==> flow/design.v <==
module clk_ctrl
(
	input				wire				clk_i					,
	input				wire				rstn_i				,	
	input				wire	[15:0]	freq						,
	output			reg				dds1_o					,
	output			reg				dds_o						
);
reg	[31:0]	cnt;
wire	[63:0]	add;
assign add =freq*32'd4294967295/16'd30000;
always@(posedge clk_i or negedge rstn_i)
	if(rstn_i ==1'b0)
		cnt <=32'd0;
	else
		cnt <=cnt +add; 
always@(posedge clk_i or negedge rstn_i)
	if(rstn_i ==1'b0)
		dds_o <=1'b0;
	else if(cnt >=32'd2147483648)
		dds_o <=1'b1;
	else
		dds_o <=1'b0;		
reg	[31:0]	cnt1;
wire	[63:0]	add1;
assign add1 =(freq/8'd36)*32'd4294967295/16'd3000;
always@(posedge clk_i or negedge rstn_i)
	if(rstn_i ==1'b0)
		cnt1 <=32'd0;
	else
		cnt1 <=cnt1 +add1; 
always@(posedge clk_i or negedge rstn_i)
	if(rstn_i ==1'b0)
		dds1_o <=1'b0;
	else if(cnt1 >=32'd2147483648)
		dds1_o <=1'b1;
	else
		dds1_o <=1'b0;		
endmodule
Tool chain data of clk_ctrl:

What the tools print for clk_ctrl, step after step.
Lines are those of the file above, counted from 1.
Operators carry their Yosys type and port widths (W data, S select, Z words).
Library cell names are shortened.
The mark -- stands for no value.

* top: clk_ctrl
* clock: clk_i
* library: sky130hd
* library corner: tt_025C_1v80

Word-level counts:

Yosys after proc, flatten, opt, wreduce and memory -nomap, before mapping. Enables and synchronous resets that opt folds into registers are not counted as muxes. Memory bits, and registers merged into a memory's read port (data or address), are not among the register bits. Print and check cells are not counted. Equal cells are merged and count once.

* output and inout bits: 2
* bits of input ports: 18
* elaborated cells: 15
* register bits after elaboration: 66

* multipliers: 2
* muxes and demuxes: 2
* magnitude comparators: 2
* $add $sub $neg: 2
* div/mod/pow operators: 3

Operators with widths (number)
* $mul A64 B32 Y64 const B: 1
* $div A64 B15 Y64 const B: 1
* $mul A16 B32 Y48 const B: 1
* $div A64 B12 Y64 const B: 1
* $div A16 B6 Y64 const B: 1
* $add A32 B32 Y32: 2
* $ge A32 B32 Y1 const B: 2
* $mux W1: 2

Depth:

Depth = most cells in a row (Yosys ltp): at word level without a register or memory, in the mapped netlist without a sequential cell, where the memories' decode and read muxes count.

* depth in word-level cells: 4
* ABC_AREA: 1
* mapped depth: 401
* depth with buffers taken out: 398

After synthesis:

The flow's flattened synthesis, as Yosys stat reports it; memories are mapped. The netlist is that of the ABC_AREA named above (0 if unset); the other value can give another one.
The area totals of this step are shown rounded.

Cells by type (number)
* nand2_1: 1929
* fa_1: 260
* ha_1: 395
* nand2_4: 413
* inv_1: 1157
* nand3_1: 793
* nand2_2: 545
* xor2_1: 221
* nor2_1: 478
* dfrtp_1: 66
* nand3_2: 132
* a21oi_1: 241
* o21ai_0: 173
* nor2_4: 72
* nand3_4: 45
* xnor2_1: 78
* nand2_8: 33
* nor2_2: 102

Not listed: further types 66, cells in them 702.

* chip area (Yosys): 51390 um^2
* area of sequential cells: 1652 um^2
* cell count: 7835
* buffers: 34
* flip-flop cells: 66

Path before layout:

Source: OpenSTA report_checks on the synthesized netlist (no wires, ideal clock, input and output delay 20% of the period each), path of least setup slack; recovery checks are left aside. Register names are those of the netlist, which keeps one name where synthesis merged equal registers.

* path kind: in2reg
* from: input port freq[4]
* to: register cnt1[31]
* time at the first pin: 14.000 ns
* setup slack: 10.625 ns
* driving pins on the path: 356
* arrival time: 59.250 ns
* external input delay: 14.000 ns
* clock period: 70.0 ns
* delay of the path: 45.375 ns
* synthesis period reached: 59.375 ns

"delay of the path" is the arrival time less input delay plus setup time.
"driving pins on the path": output pins that drive a net of the path, with the launching flip-flop's if there is one; two outputs of one cell count as two.
"synthesis period reached" is the clock period less the worst setup slack; recovery checks do not enter. This is arithmetic on one report: input and output delays are still those of the set period (20% each).
Between the ends stands the longest chain of elaborated cells between them, by number of cells; it is not shown to be the way that was timed. Of several equally long chains one is given.
Each line given opens the expression or statement behind the cell; cells for indexed reads and writes are added by Yosys, which also makes memories of some case tables.

* cells stage by stage: inv_1 > ha_1 > inv_1 > nor2_1 > nand2_1 > nand2_1 > nand2_1 > nand2_1 > nand2_1 > a21oi_1 > inv_1 > a21oi_1 > inv_1 > nand2_1 > xor2_1 > nor2_1 > o21ai_0 > nor2_1 > [... 320 more ...] > inv_1 > a21oi_1 > inv_1 > a21oi_1 > inv_1 > a21o_1 > a21oi_1 > o21bai_1 > a21oi_1 > o21bai_1 > a21oi_1 > nor2_1 > o21ai_0 > nand2_1 > nand3_1 > o21ai_0 > xnor2_1 > xnor2_1
* length of the longest elaborated chain: 4
* elaborated cells between the ends (all ways): 4
* classes of those cells: 1 x add/sub; 1 x mul; 2 x div

Ends and longest elaborated chain, after synthesis
* from (decl): line 5 `input wire [15:0] freq ,`
* $div A16 B6 Y64: line 26 `assign add1 =(freq/8'd36)*32'd4294967295/16'd3000;`
* $mul A64 B32 Y64: line 26
* $div A64 B12 Y64: line 26
* $add A32 B32 Y32: line 31 `cnt1 <=cnt1 +add1;`
* to (assign): line 29 `cnt1 <=32'd0;`
* to (assign): line 31
* to (decl): line 24 `reg [31:0] cnt1;`

Timing after layout:

Path of least setup slack in the final report of run 2 (OpenROAD, finished layout, wires in). Where an end is a register, its clock arrival counts in the times.

* path kind: in2reg
* from: input port freq[5]
* to: register cnt1[31]
* time at the first pin: 21.80 ns
* clock period: 109.0 ns
* external input delay: 21.80 ns
* arrival time: 78.36 ns
* driving pins on the path: 351
* setup slack: 30.97 ns

Between the ends stands the longest chain of elaborated cells between them, by number of cells; it is not shown to be the way that was timed. Of several equally long chains one is given.

* cells stage by stage: clkdlybuf4s50_1 > inv_1 > ha_1 > nor2_1 > nand2_1 > nand2_1 > nand2_1 > nand2_1 > nand2_1 > a21oi_1 > inv_1 > a21oi_1 > inv_1 > nand2_1 > xor2_1 > nor2_1 > o21ai_0 > nor2_1 > [... 315 more ...] > inv_1 > a21oi_1 > inv_1 > a21oi_1 > inv_1 > a21o_1 > a21oi_1 > o21bai_1 > a21oi_1 > o21bai_1 > a21oi_1 > nor2_1 > o21ai_0 > nand2_1 > nand3_1 > o21ai_0 > xnor2_1 > xnor2_1
* length of the longest elaborated chain: 4
* elaborated cells between the ends (all ways): 4
* classes of those cells: 1 x add/sub; 1 x mul; 2 x div

Ends and longest elaborated chain, after layout
* from (decl): line 5 `input wire [15:0] freq ,`
* $div A16 B6 Y64: line 26 `assign add1 =(freq/8'd36)*32'd4294967295/16'd3000;`
* $mul A64 B32 Y64: line 26
* $div A64 B12 Y64: line 26
* $add A32 B32 Y32: line 31 `cnt1 <=cnt1 +add1;`
* to (assign): line 29 `cnt1 <=32'd0;`
* to (assign): line 31
* to (decl): line 24 `reg [31:0] cnt1;`

## Implementation results

Record of 2 stored runs of the RTL-to-layout flow on clk_ctrl, platform sky130hd. The runs are unordered. Constraints: input delay and output delay 20% of the set period each, output load 0.01 pF.
"period reached" is the run's clock period less its worst setup slack. It is reckoned from that one timing run; input and output delays stay at 20% of the period that was set.
"critical setup path time" is the time allowed to the run's worst setup path (the clock period less input and output delay, where it has them) less its slack. Clock arrival times count: a late capture clock shortens it, a late launch clock lengthens it.
The results are shown rounded.

### Run 1

==> flow/run.sh <==
#!/bin/bash
# the make line also repeats the synthesis and layout settings of config.mk as NAME=value (left out here)
make -C /OpenROAD-flow-scripts/flow DESIGN_CONFIG=/design/flow/config.mk WORK_HOME=/design/flow/orfs CLKGATE_MAP_FILE= finish
==> flow/config.mk <==
export PLATFORM = sky130hd
export DESIGN_NAME = clk_ctrl
export DESIGN_NICKNAME = clk_ctrl
export VERILOG_FILES = /design/flow/design.v
export SDC_FILE = /design/flow/constraint.sdc
export NUM_CORES = 4
export LEC_CHECK = 0
export ABC_AREA = 1
export CAP_MARGIN = 10
export CELL_PAD_IN_SITES_DETAIL_PLACEMENT = 2
export CORE_ASPECT_RATIO = 0.93
export CORE_MARGIN = 2
export CORE_UTILIZATION = 29
export CTS_CLUSTER_DIAMETER = 187
export GPL_ROUTABILITY_DRIVEN = 0
export HOLD_SLACK_MARGIN = 0.12
export MAX_ROUTING_LAYER = met5
export MIN_ROUTING_LAYER = met2
export SETUP_SLACK_MARGIN = 5.0
export SLEW_MARGIN = 20
export TNS_END_PERCENT = 55
==> flow/constraint.sdc <==
create_clock -name core_clock -period 115.0 [get_ports {clk_i}]
set_input_delay 23.0000 -clock core_clock [delete_from_list [all_inputs] [get_ports {clk_i}]]
set_output_delay 23.0000 -clock core_clock [all_outputs]
set_load 0.01 [all_outputs]

Outcome of run 1: stopped before the end: routing reported GRT-0116

### Run 2

==> flow/run.sh <==
#!/bin/bash
# the make line also repeats the synthesis and layout settings of config.mk as NAME=value (left out here)
make -C /OpenROAD-flow-scripts/flow DESIGN_CONFIG=/design/flow/config.mk WORK_HOME=/design/flow/orfs CLKGATE_MAP_FILE= finish
==> flow/config.mk <==
export PLATFORM = sky130hd
export DESIGN_NAME = clk_ctrl
export DESIGN_NICKNAME = clk_ctrl
export VERILOG_FILES = /design/flow/design.v
export SDC_FILE = /design/flow/constraint.sdc
export NUM_CORES = 4
export LEC_CHECK = 0
export ABC_AREA = 1
export CAP_MARGIN = 35
export CORE_ASPECT_RATIO = 1.94
export CORE_MARGIN = 8
export CORE_UTILIZATION = 40
export CTS_CLUSTER_DIAMETER = 374
export CTS_CLUSTER_SIZE = 99
export GPL_ROUTABILITY_DRIVEN = 0
export GPL_TIMING_DRIVEN = 1
export PLACE_DENSITY_LB_ADDON = 0.24
export SETUP_SLACK_MARGIN = 4.78
export SLEW_MARGIN = 10
export TNS_END_PERCENT = 85
==> flow/constraint.sdc <==
create_clock -name core_clock -period 109.0 [get_ports {clk_i}]
set_input_delay 21.8000 -clock core_clock [delete_from_list [all_inputs] [get_ports {clk_i}]]
set_output_delay 21.8000 -clock core_clock [all_outputs]
set_load 0.01 [all_outputs]

Results of run 2:
- Yosys chip area after synthesis: 51390 um^2
- Period reached: 78.031 ns
- Total negative setup slack: 0.000 ns
- Setup slack of the worst path: 30.97 ns
- Worst hold slack in the final report: 0.405 ns
- Die outline area: 140800 um^2
- Standard-cell area after layout: 53470 um^2
- Critical setup path time: 56.23 ns
- Worst setup path kind: in2reg
- Utilization after routing: 41.8 %
